==> flow/design.v <==
module invert (input wire i, output wire o);
   assign o = !i;
endmodule
module and2 (input wire i0, i1, output wire o);
  assign o = i0 & i1;
endmodule
module or2 (input wire i0, i1, output wire o);
  assign o = i0 | i1;
endmodule
module xor2 (input wire i0, i1, output wire o);
  assign o = i0 ^ i1;
endmodule
module and3 (input wire i0, i1, i2, output wire o);
   wire t;
   and2 and2_0 (i0, i1, t);
   and2 and2_1 (i2, t, o);
endmodule
module or3 (input wire i0, i1, i2, output wire o);
   wire t;
   or2 or2_0 (i0, i1, t);
   or2 or2_1 (i2, t, o);
endmodule
module xor3 (input wire i0, i1, i2, output wire o);
   wire t;
   xor2 xor2_0 (i0, i1, t);
   xor2 xor2_1 (i2, t, o);
endmodule
module and5(input wire i0, i1, i2, i3, i4, output wire o);
  wire t1;
  and3 a1(i0,i1,i2,t1);
  and3 a2(i3,i4,t1,o);
endmodule
module or5(input wire i0, i1, i2, i3, i4, output wire o);
  wire t1;
  or3 o1(i0,i1,i2,t1);
  or3 o2(i3,i4,t1,o);
endmodule
module mux2 (input wire i0, i1, j, output wire o);
  assign o = (j==0)?i0:i1;
endmodule
module mux4 (input wire [0:3] i, input wire j1, j0, output wire o);
  wire  t0, t1;
  mux2 mux2_0 (i[0], i[1], j0, t0);
  mux2 mux2_1 (i[2], i[3], j0, t1);
  mux2 mux2_2 (t0, t1, j1, o);
endmodule
module mux8 (input wire [0:7] i, input wire j2, j1, j0, output wire o);
  wire  t0, t1;
  mux4 mux4_0 (i[0:3], j1, j0, t0);
  mux4 mux4_1 (i[4:7], j1, j0, t1);
  mux2 mux2_0 (t0, t1, j2, o);
endmodule
module mux16 (input wire [0:15] i, input wire j3, j2, j1, j0, output wire o);
  wire  t0, t1;
  mux8 mux8_0 (i[0:7], j2, j1, j0, t0);
  mux8 mux8_1 (i[8:15], j2, j1, j0, t1);
  mux2 mux2_0 (t0, t1, j3, o);
endmodule
module demux2 (input wire i, j, output wire o0, o1);
  assign o0 = (j==0)?i:1'b0;
  assign o1 = (j==1)?i:1'b0;
endmodule
module demux4 (input wire i, input wire j1, j0, output wire [0:3] o);
  wire  t0, t1;
  demux2 demux2_0 (i, j1, t0, t1);
  demux2 demux2_1 (t0, j0, o[0], o[1]);
  demux2 demux2_2 (t1, j0, o[2], o[3]);
endmodule
module demux8 (input wire i, j2, j1, j0, output wire [0:7] o);
  wire  t0, t1;
  demux2 demux2_0 (i, j2, t0, t1);
  demux4 demux4_0 (t0, j1, j0, o[0:3]);
  demux4 demux4_1 (t1, j1, j0, o[4:7]);
endmodule
module demux16 (input wire i, j3, j2, j1, j0, output wire [0:15] o);
  wire  t0, t1;
  demux2 demux2_0 (i, j3, t0, t1);
  demux8 demux4_0 (t0, j2, j1, j0, o[0:7]);
  demux8 demux4_1 (t1, j2, j1, j0, o[8:15]);
endmodule
module df (input wire clk, in, output wire out);
  reg df_out;
  always@(posedge clk) df_out <= in;
  assign out = df_out;
endmodule
module dfr (input wire clk, reset, in, output wire out);
  wire reset_, df_in;
  invert invert_0 (reset, reset_);
  and2 and2_0 (in, reset_, df_in);
  df df_0 (clk, df_in, out);
endmodule
module dfr16 (input wire clk,reset, input wire [15:0] in, output wire [15:0] out);
  dfr d0(clk,reset, in[0], out[0]);
  dfr d1(clk,reset, in[1], out[1]);
  dfr d2(clk,reset, in[2], out[2]);
  dfr d3(clk,reset, in[3], out[3]);
  dfr d4(clk,reset, in[4], out[4]);
  dfr d5(clk,reset, in[5], out[5]);
  dfr d6(clk,reset, in[6], out[6]);
  dfr d7(clk,reset, in[7], out[7]);
  dfr d8(clk,reset, in[8], out[8]);
  dfr d9(clk,reset, in[9], out[9]);
  dfr d10(clk,reset, in[10], out[10]);
  dfr d11(clk,reset, in[11], out[11]);
  dfr d12(clk,reset, in[12], out[12]);
  dfr d13(clk,reset, in[13], out[13]);
  dfr d14(clk,reset, in[14], out[14]);
  dfr d15(clk,reset, in[15], out[15]);
endmodule
module dfrl (input wire clk, reset, load, in, output wire out);
  wire _in;
  mux2 mux2_0(out, in, load, _in);
  dfr dfr_1(clk, reset, _in, out);
endmodule
module ha(input wire i0, i1, output wire sum, cout);
  xor2 _i0(i0, i1, sum);
  and2 _i1(i0, i1, cout);
endmodule
module fa (input wire i0, i1, cin, output wire sum, cout);
   wire t0, t1, t2;
   xor3 _i0 (i0, i1, cin, sum);
   and2 _i1 (i0, i1, t0);
   and2 _i2 (i1, cin, t1);
   and2 _i3 (cin, i0, t2);
   or3 _i4 (t0, t1, t2, cout);
endmodule
module addsub (input wire addsub, i0, i1, cin, output wire sumdiff, cout);
  wire t;
  fa _i0 (i0, t, cin, sumdiff, cout);
  xor2 _i1 (i1, addsub, t);
endmodule
module bin_counter(input wire clk, reset, in, output wire[3:0] out);
    wire[3:0] t0,t1;
    dfrl d0(clk,reset,in,t0[0],out[0]);
    dfrl d1(clk,reset,in,t0[1],out[1]);
    dfrl d2(clk,reset,in,t0[2],out[2]);
    dfrl d3(clk,reset,in,t0[3],out[3]);
    ha h0(out[0],in,t0[0],t1[0]);
    ha h1(out[1],t1[0],t0[1],t1[1]);
    ha h2(out[2],t1[1],t0[2],t1[2]);
    ha h3(out[3],t1[2],t0[3],t1[3]);
endmodule
module reg_file_slice (input wire clk, reset, wr, rd, input wire [3:0] rd_addr, wr_addr, input wire d_in, output wire d_out);
	wire [0:15] t1,t2;
	wire t3;
	demux16 dm1(wr, wr_addr[3], wr_addr[2], wr_addr[1], wr_addr[0], t1);
	dfrl d0 (clk,reset,t1[0] ,d_in,t2[0]);
	dfrl d1 (clk,reset,t1[1] ,d_in,t2[1]);
	dfrl d2 (clk,reset,t1[2] ,d_in,t2[2]);
	dfrl d3 (clk,reset,t1[3] ,d_in,t2[3]);
	dfrl d4 (clk,reset,t1[4] ,d_in,t2[4]);
	dfrl d5 (clk,reset,t1[5] ,d_in,t2[5]);
	dfrl d6 (clk,reset,t1[6] ,d_in,t2[6]);
	dfrl d7 (clk,reset,t1[7] ,d_in,t2[7]);
	dfrl d8 (clk,reset,t1[8] ,d_in,t2[8]);
	dfrl d9 (clk,reset,t1[9] ,d_in,t2[9]);
	dfrl d10(clk,reset,t1[10],d_in,t2[10]);
	dfrl d11(clk,reset,t1[11],d_in,t2[11]);
	dfrl d12(clk,reset,t1[12],d_in,t2[12]);
	dfrl d13(clk,reset,t1[13],d_in,t2[13]);
	dfrl d14(clk,reset,t1[14],d_in,t2[14]);
    dfrl d15(clk,reset,t1[15],d_in,t2[15]);
	mux16 m1(t2, rd_addr[3], rd_addr[2], rd_addr[1], rd_addr[0], t3);
	and2 a1(t3, rd, d_out);
endmodule
module full_empty(input wire[3:0] front,rear, output wire full, empty);
	wire [3:0] t,out;
	wire t1,t2;
	addsub as1(1, front[0], rear[0], 1, out[0], t[0]);
	addsub as2(1, front[1], rear[1], t[0], out[1], t[1]);
	addsub as3(1, front[2], rear[2], t[1], out[2], t[2]);
	addsub as4(1, front[3], rear[3], t[2], out[3], t[3]);
	invert i1(t[3],t1);
	and5 a1(out[0],out[1],out[2],out[3],1'b1,full);
	or5 o1(out[0],out[1],out[2],out[3],t1,t2);
	invert i2(t2,empty);
endmodule
module memory(input wire clk, reset, wr, rd, input wire[3:0] wr_addr, rd_addr, input wire[15:0] d_in, output wire[15:0] d_out);
	reg_file_slice r0 (clk,reset,wr,rd,rd_addr,wr_addr,d_in[0], d_out[0]);
	reg_file_slice r1 (clk,reset,wr,rd,rd_addr,wr_addr,d_in[1], d_out[1]);
	reg_file_slice r2 (clk,reset,wr,rd,rd_addr,wr_addr,d_in[2], d_out[2]);
	reg_file_slice r3 (clk,reset,wr,rd,rd_addr,wr_addr,d_in[3], d_out[3]);
	reg_file_slice r4 (clk,reset,wr,rd,rd_addr,wr_addr,d_in[4], d_out[4]);
	reg_file_slice r5 (clk,reset,wr,rd,rd_addr,wr_addr,d_in[5], d_out[5]);
	reg_file_slice r6 (clk,reset,wr,rd,rd_addr,wr_addr,d_in[6], d_out[6]);
	reg_file_slice r7 (clk,reset,wr,rd,rd_addr,wr_addr,d_in[7], d_out[7]);
	reg_file_slice r8 (clk,reset,wr,rd,rd_addr,wr_addr,d_in[8], d_out[8]);
	reg_file_slice r9 (clk,reset,wr,rd,rd_addr,wr_addr,d_in[9], d_out[9]);
	reg_file_slice r10(clk,reset,wr,rd,rd_addr,wr_addr,d_in[10],d_out[10]);
	reg_file_slice r11(clk,reset,wr,rd,rd_addr,wr_addr,d_in[11],d_out[11]);
	reg_file_slice r12(clk,reset,wr,rd,rd_addr,wr_addr,d_in[12],d_out[12]);
	reg_file_slice r13(clk,reset,wr,rd,rd_addr,wr_addr,d_in[13],d_out[13]);
	reg_file_slice r14(clk,reset,wr,rd,rd_addr,wr_addr,d_in[14],d_out[14]);
	reg_file_slice r15(clk,reset,wr,rd,rd_addr,wr_addr,d_in[15],d_out[15]);
endmodule
module fifo(input wire clk,reset,wr,rd, input wire[15:0] d_in, output wire full,empty, output wire[15:0] d_out);
	wire[3:0] front,rear;
	wire[15:0] t;
	wire front_inc,rear_inc,full_,empty_;
	full_empty f0(front,rear,full,empty);
	invert i0(full,full_);
	invert i1(empty,empty_);
	and2 a1(wr,full_,front_inc);
	bin_counter bc0(clk,reset,front_inc,front);
	and2 a2(rd,empty_,rear_inc);
	bin_counter bc1(clk,reset,rear_inc,rear);
	memory m0(clk, reset, front_inc, rear_inc, front, rear, d_in, t);
	dfr16 d0(clk, reset, t, d_out);
endmodule
--- tool output ---
## Tool chain data of fifo

Each step is given for the RTL above and for the edited RTL.
"before" refers to lines of the RTL above, "after" to lines of the edited file.
"difference" is "after" less "before", of the values as shown; "rel. change" is that difference over "before", in percent.
Operators carry their Yosys type and port widths (W data, S select, Z words).
Library cell names are shortened.
The mark n/a stands for no value.

| design | value |
|---|---|
| design top | fifo |
| clock | clk |
| library | sky130hd |
| library corner | tt_025C_1v80 |

## Diff

Unified diff, file above to edited file.
The edit is scripted: it alters the design's behaviour and was not made to optimise anything.

```diff
@@ -58,5 +58,5 @@
 endmodule
 module demux2 (input wire i, j, output wire o0, o1);
-  assign o0 = (j==0)?i:1'b0;
+  assign o0 = i;
   assign o1 = (j==1)?i:1'b0;
 endmodule
```

## Word-level counts

Yosys after proc, flatten, opt, wreduce and memory -nomap, before mapping. Enables and synchronous resets that opt folds into registers are not counted as muxes. Memory bits, and registers merged into a memory's read port (data or address), are not among the register bits. Print and check cells are not counted. Equal cells are merged and count once.

Storage and ports:

| element | before | after | difference | rel. change (%) |
|---|---|---|---|---|
| RAM bits | 0 | 0 | 0 | n/a |
| bits in latches | 0 | 0 | 0 | n/a |
| word width x clocked read ports | 0 | 0 | 0 | n/a |
| memories | 0 | 0 | 0 | n/a |
| bits in registers | 280 | 280 | 0 | 0.00 |
| word-level cells | 1167 | 1152 | -15 | -1.29 |
| ROM bits | 0 | 0 | 0 | n/a |
| input bits | 20 | 20 | 0 | 0.00 |

Operators by class:

| element | before | after | difference | rel. change (%) |
|---|---|---|---|---|
| magnitude comparators | 0 | 0 | 0 | n/a |
| equal/unequal tests | 0 | 0 | 0 | n/a |
| add/sub/neg operators | 0 | 0 | 0 | n/a |
| muxes and demuxes | 534 | 519 | -15 | -2.81 |
| shifts and indexed selects | 0 | 0 | 0 | n/a |
| bitwise operators | 349 | 349 | 0 | 0.00 |
| divide/modulo/power cells | 0 | 0 | 0 | n/a |
| reductions and logical operators | 4 | 4 | 0 | 0.00 |
| multiply operators | 0 | 0 | 0 | n/a |

Operator list:

| cell | before | after | difference | rel. change (%) |
|---|---|---|---|---|
| $mux W1 | 534 | 519 | -15 | -2.81 |
| $and A1 B1 Y1 | 317 | 317 | 0 | 0.00 |
| $xor A1 B1 Y1 | 15 | 15 | 0 | 0.00 |
| $or A1 B1 Y1 | 12 | 12 | 0 | 0.00 |
| $not A1 Y1 | 5 | 5 | 0 | 0.00 |
| $logic_not A1 Y1 | 4 | 4 | 0 | 0.00 |

## Logic depth

Yosys ltp: most cells in a row. Word level: on the elaborated netlist, between registers, memories and ports. Mapped: between sequential cells and ports; inverters and the memories' decode and read muxes count.

Logic depth:

| element | before | after | difference | rel. change (%) |
|---|---|---|---|---|
| depth after elaboration | 23 | 23 | 0 | 0.00 |
| ABC_AREA | 0 | 0 | n/a | n/a |
| depth in mapped cells | 19 | 19 | 0 | 0.00 |
| mapped depth without buffers | 16 | 16 | 0 | 0.00 |

## Synthesis result

The flow's flattened synthesis, as Yosys stat reports it; memories are mapped. The netlist is that of the ABC_AREA named above (0 if unset); the other value can give another one.

Synthesis totals:

| element | before | after | difference | rel. change (%) |
|---|---|---|---|---|
| standard cells after synthesis | 1399 | 1308 | -91 | -6.50 |
| flip-flop cells | 280 | 280 | 0 | 0.00 |
| mapped area (mm²) | 0.0122342 | 0.0121079 | -0.0001263 | -1.03 |
| buffer cells | 144 | 136 | -8 | -5.56 |
| sequential part of the area (mm²) | 0.0056054 | 0.0056054 | 0.0000000 | 0.00 |

Cells by type:

| type | before | after | difference | rel. change (%) |
|---|---|---|---|---|
| nand2_1 | 520 | 358 | -162 | -31.15 |
| mux2i_1 | 32 | 98 | +66 | +206.25 |
| nor2_1 | 3 | 69 | +66 | +2200.00 |
| a21oi_1 | 253 | 195 | -58 | -22.92 |
| nand3_1 | 20 | 34 | +14 | +70.00 |
| buf_2 | 46 | 37 | -9 | -19.57 |
| clkbuf_1 | 45 | 54 | +9 | +20.00 |
| nor3_4 | 10 | 1 | -9 | -90.00 |
| nand3_2 | 0 | 9 | +9 | n/a |
| buf_4 | 39 | 31 | -8 | -20.51 |
| a21oi_2 | 7 | 0 | -7 | -100.00 |
| and3_1 | 7 | 11 | +4 | +57.14 |
| buf_1 | 1 | 5 | +4 | +400.00 |
| and3b_1 | 3 | 0 | -3 | -100.00 |
| nor3b_1 | 3 | 0 | -3 | -100.00 |
| buf_6 | 7 | 5 | -2 | -28.57 |
| inv_1 | 7 | 5 | -2 | -28.57 |
| clkbuf_2 | 6 | 4 | -2 | -33.33 |

The list need not be complete.
The figures by module come from a second, unflattened synthesis with its own total; it is not the netlist above.

Second synthesis, totals:

| element | before | after | difference | rel. change (%) |
|---|---|---|---|---|
| cells (unflattened synthesis) | 1903 | 1903 | 0 | 0.00 |
| area (unflattened synthesis) (mm²) | 0.0204108 | 0.0198102 | -0.0006006 | -2.94 |

Rows give one instance, submodules left out.

Modules, before:

| module | seq. area (mm²) | area (mm²) | times used | cells |
|---|---|---|---|---|
| mux2 | 0 | 0.000015 | 504 | 1 |
| df | 0.00002 | 0.00002 | 280 | 1 |
| demux2 | 0 | 0.0000163 | 240 | 2 |
| and2 | 0 | 0.0000063 | 322 | 1 |
| invert | 0 | 0.0000038 | 284 | 1 |
| xor2 | 0 | 0.0000088 | 20 | 1 |
| or2 | 0 | 0.0000063 | 12 | 1 |
| full_empty | 0 | 0.0000038 | 1 | 1 |
| addsub | 0 | 0 | 4 | 0 |
| and3 | 0 | 0 | 2 | 0 |
| and5 | 0 | 0 | 1 | 0 |
| bin_counter | 0 | 0 | 2 | 0 |
| demux16 | 0 | 0 | 16 | 0 |
| demux4 | 0 | 0 | 64 | 0 |

before: Modules not listed: 15.

Modules, after:

| module | seq. area (mm²) | area (mm²) | times used | cells |
|---|---|---|---|---|
| mux2 | 0 | 0.000015 | 504 | 1 |
| df | 0.00002 | 0.00002 | 280 | 1 |
| demux2 | 0 | 0.0000138 | 240 | 2 |
| and2 | 0 | 0.0000063 | 322 | 1 |
| invert | 0 | 0.0000038 | 284 | 1 |
| xor2 | 0 | 0.0000088 | 20 | 1 |
| or2 | 0 | 0.0000063 | 12 | 1 |
| full_empty | 0 | 0.0000038 | 1 | 1 |
| addsub | 0 | 0 | 4 | 0 |
| and3 | 0 | 0 | 2 | 0 |
| and5 | 0 | 0 | 1 | 0 |
| bin_counter | 0 | 0 | 2 | 0 |
| demux16 | 0 | 0 | 16 | 0 |
| demux4 | 0 | 0 | 64 | 0 |

after: Modules not listed: 15.

## Path before layout

OpenSTA on the mapped netlist: ideal clock, no wires. The path of least setup slack (recovery checks aside). Input and output delay are each 20% of the period. Register names are those of the netlist, which keeps one name where synthesis merged equal registers.

Timing path post-synthesis:

| element | before | after | difference | rel. change (%) |
|---|---|---|---|---|
| kind | flip-flop to output port | flip-flop to flip-flop | n/a | n/a |
| from | register bc1.d1.dfr_1.df_0.df_out | register bc1.d1.dfr_1.df_0.df_out | n/a | n/a |
| to | output port full | register m0.r1.d1.dfr_1.df_0.df_out | n/a | n/a |
| path slack (ns) | 1.110 | 0.818 | -0.292 | n/a |
| external output delay (ns) | 1.000 | n/a | n/a | n/a |
| stages | 13 | 19 | +6 | +46.15 |
| clock period (ns) | 5.0 | 5.0 | 0.0 | 0.00 |
| data required time (ns) | 4.000 | 4.872 | +0.872 | +21.80 |
| buffers on the path | 5 | 7 | +2 | +40.00 |
| arrival time (ns) | 2.890 | 4.054 | +1.164 | +40.28 |
| delay of the path (ns) | 2.890 | 4.182 | +1.292 | +44.71 |
| synthesis period reached (ns) | 3.89 | 4.182 | +0.292 | +7.51 |

"delay of the path" is the arrival time less input delay plus setup time.
A path that ends at an output port has no setup time.
"stages" counts driving pins, that of a launching flip-flop among them; a cell with two outputs on the path counts twice.
"synthesis period reached" is the clock period less the worst setup slack; recovery checks do not enter. This is arithmetic on one report: input and output delays are still those of the set period (20% each).
The rows between start and end are the longest chain of elaborated cells between them; the timing report does not say that the signal goes this way. Where chains are equally long, one stands for them.
Each line given opens the expression or statement behind the cell; cells for indexed reads and writes are added by Yosys, which also makes memories of some case tables.

| on the way, post-synthesis, before | value |
|---|---|
| cells stage by stage | dfxtp_1 buf_4 buf_4 buf_2 inv_1 fa_1 fa_1 inv_1 fa_1 nand4bb_1 buf_4 inv_2 buf_6 |
| cells in the longest elaborated chain | 9 |

Ends and longest elaborated chain, post-synthesis, before:

| element | line | source |
|---|---|---|
| from (decl) | 82 | `reg df_out;` |
| from (assign) | 83 | `always@(posedge clk) df_out <= in;` |
| $not A1 Y1 | n/a |  |
| $and A1 B1 Y1 | 5 | `assign o = i0 & i1;` |
| $or A1 B1 Y1 x2 | 8 | `assign o = i0 \| i1;` |
| $and A1 B1 Y1 | 5 |  |
| $or A1 B1 Y1 x2 | 8 |  |
| $xor A1 B1 Y1 | 11 | `assign o = i0 ^ i1;` |
| $and A1 B1 Y1 | 5 |  |
| to (decl) | 196 | `module fifo(input wire clk,reset,wr,rd, input wire[15:0] d_in, output wire full,empty, output wire[15:0] d_out ...` |

| on the way, post-synthesis, after | value |
|---|---|
| cells stage by stage | dfxtp_1 buf_2 buf_2 inv_2 buf_4 fa_1 fa_1 inv_1 fa_1 nand4bb_4 buf_4 nand2_2 clkinv_1 buf_2 ha_1 clkbuf_1 buf_2 mux2i_1 nor2_1 |
| cells in the longest elaborated chain | 14 |

Ends and longest elaborated chain, post-synthesis, after:

| element | line | source |
|---|---|---|
| from (decl) | 82 | `reg df_out;` |
| from (assign) | 83 | `always@(posedge clk) df_out <= in;` |
| $not A1 Y1 | n/a |  |
| $and A1 B1 Y1 | 5 | `assign o = i0 & i1;` |
| $or A1 B1 Y1 x2 | 8 | `assign o = i0 \| i1;` |
| $and A1 B1 Y1 | 5 |  |
| $or A1 B1 Y1 x2 | 8 |  |
| $xor A1 B1 Y1 | 11 | `assign o = i0 ^ i1;` |
| $and A1 B1 Y1 | 5 |  |
| $logic_not A1 Y1 | 2 | `assign o = !i;` |
| $and A1 B1 Y1 | 5 |  |
| $mux W1 | 61 | `assign o1 = (j==1)?i:1'b0;` |
| $mux W1 | 39 | `assign o = (j==0)?i0:i1;` |
| $and A1 B1 Y1 | 5 |  |
| to (assign) | 83 |  |
| to (decl) | 82 |  |

## Timing after layout

Path of least setup slack in the final report of the runs of pair 1 (OpenROAD, finished layout, wires in). Where an end is a register, its clock arrival counts in the times.

Timing path after layout:

| element | before | after | difference | rel. change (%) |
|---|---|---|---|---|
| kind | flip-flop to output port | flip-flop to output port | n/a | n/a |
| from | register bc1.d0.dfr_1.df_0.df_out | register bc0.d0.dfr_1.df_0.df_out | n/a | n/a |
| to | output port full | output port full | n/a | n/a |
| buffers on the path | 1 | 1 | 0 | 0.00 |
| arrival time (ns) | 3.47 | 3.72 | +0.25 | +7.20 |
| path slack (ns) | 0.53 | 0.28 | -0.25 | n/a |
| external output delay (ns) | 1.00 | 1.00 | 0.00 | 0.00 |
| stages | 10 | 11 | +1 | +10.00 |
| clock period (ns) | 5.0 | 5.0 | 0.0 | 0.00 |
| data required time (ns) | 4.00 | 4.00 | 0.00 | 0.00 |

The rows between start and end are the longest chain of elaborated cells between them; the timing report does not say that the signal goes this way. Where chains are equally long, one stands for them.

| on the way, after layout, before | value |
|---|---|
| cells stage by stage | dfxtp_4 ha_1 inv_1 fa_1 fa_1 inv_1 fa_1 nand4bb_1 inv_2 clkdlybuf4s50_1 |
| cells in the longest elaborated chain | 12 |

Ends and longest elaborated chain, after layout, before:

| element | line | source |
|---|---|---|
| from (decl) | 82 | `reg df_out;` |
| from (assign) | 83 | `always@(posedge clk) df_out <= in;` |
| $not A1 Y1 | n/a |  |
| $and A1 B1 Y1 | 5 | `assign o = i0 & i1;` |
| $or A1 B1 Y1 x2 | 8 | `assign o = i0 \| i1;` |
| $and A1 B1 Y1 | 5 |  |
| $or A1 B1 Y1 x2 | 8 |  |
| $and A1 B1 Y1 | 5 |  |
| $or A1 B1 Y1 x2 | 8 |  |
| $xor A1 B1 Y1 | 11 | `assign o = i0 ^ i1;` |
| $and A1 B1 Y1 | 5 |  |
| to (decl) | 196 | `module fifo(input wire clk,reset,wr,rd, input wire[15:0] d_in, output wire full,empty, output wire[15:0] d_out ...` |

| on the way, after layout, after | value |
|---|---|
| cells stage by stage | dfxtp_1 inv_1 ha_1 inv_1 fa_1 fa_1 inv_1 fa_1 nand4bb_4 inv_2 clkdlybuf4s50_1 |
| cells in the longest elaborated chain | 11 |

Ends and longest elaborated chain, after layout, after:

| element | line | source |
|---|---|---|
| from (decl) | 82 | `reg df_out;` |
| from (assign) | 83 | `always@(posedge clk) df_out <= in;` |
| $and A1 B1 Y1 | 5 | `assign o = i0 & i1;` |
| $or A1 B1 Y1 x2 | 8 | `assign o = i0 \| i1;` |
| $and A1 B1 Y1 | 5 |  |
| $or A1 B1 Y1 x2 | 8 |  |
| $and A1 B1 Y1 | 5 |  |
| $or A1 B1 Y1 x2 | 8 |  |
| $xor A1 B1 Y1 | 11 | `assign o = i0 ^ i1;` |
| $and A1 B1 Y1 | 5 |  |
| to (decl) | 196 | `module fifo(input wire clk,reset,wr,rd, input wire[15:0] d_in, output wire full,empty, output wire[15:0] d_out ...` |

## Measured runs

Both versions went through the flow (Yosys, OpenROAD) with the same settings in each pair. Constraints: input delay and output delay 20% of the set period each, output load 0.01 pF.

| flow settings, pair 1 | value |
|---|---|
| CORE_UTILIZATION | 40 |
| PLACE_DENSITY | 0.6 |
| period_ns | 5.0 |
| CAP_MARGIN | 20 |
| CORE_MARGIN | 2 |
| SLEW_MARGIN | 20 |

Final reports, pair 1:

| element | before | after | difference | rel. change (%) |
|---|---|---|---|---|
| worst hold slack (ns) | 0.452 | 0.452 | 0.000 | n/a |
| total power after layout (uW) | 5078 | 5192 | +114 | +2.24 |
| die area (mm²) | 0.0319998 | 0.0316769 | -0.0003229 | -1.01 |
| post-layout utilization (%) | 44.0 | 45.1 | +1.1 | n/a |
| clock period achieved (ns) | 4.466 | 4.715 | +0.249 | +5.58 |
| worst slack on setup checks (ns) | 0.534 | 0.285 | -0.249 | n/a |
| chip area in the Yosys report (mm²) | 0.0122342 | 0.0121079 | -0.0001263 | -1.03 |
| total negative setup slack (ns) | 0.000 | 0.000 | 0.000 | n/a |
| standard-cell area after routing (mm²) | 0.0133415 | 0.0134016 | +0.0000601 | +0.45 |

| flow settings, pair 2 | value |
|---|---|
| CELL_PAD_IN_SITES_DETAIL_PLACEMENT | 1 |
| CELL_PAD_IN_SITES_GLOBAL_PLACEMENT | 3 |
| CORE_ASPECT_RATIO | 1.07 |
| CORE_UTILIZATION | 24 |
| PLACE_DENSITY_LB_ADDON | 0.03 |
| TNS_END_PERCENT | 60 |
| period_ns | 7.03 |
| CAP_MARGIN | 20 |
| CORE_MARGIN | 2 |
| SLEW_MARGIN | 20 |

Final reports, pair 2:

| element | before | after | difference | rel. change (%) |
|---|---|---|---|---|
| worst hold slack (ns) | 0.450 | 0.452 | +0.002 | n/a |
| total power after layout (uW) | 4032 | 4007 | -25 | -0.62 |
| die area (mm²) | 0.0527991 | 0.0522642 | -0.0005349 | -1.01 |
| post-layout utilization (%) | 28.0 | 27.9 | -0.1 | n/a |
| clock period achieved (ns) | 5.590 | 5.672 | +0.082 | +1.47 |
| worst slack on setup checks (ns) | 1.440 | 1.358 | -0.082 | n/a |
| chip area in the Yosys report (mm²) | 0.0122342 | 0.0121079 | -0.0001263 | -1.03 |
| total negative setup slack (ns) | 0.000 | 0.000 | 0.000 | n/a |
| standard-cell area after routing (mm²) | 0.014066 | 0.0139546 | -0.0001114 | -0.79 |

"clock period achieved" is the run's clock period less its worst setup slack. It is reckoned from that one timing run; input and output delays stay at 20% of the period that was set.
"total power after layout" rests on the timing tool's default activity at the inputs, not on a simulated workload.
--- end ---
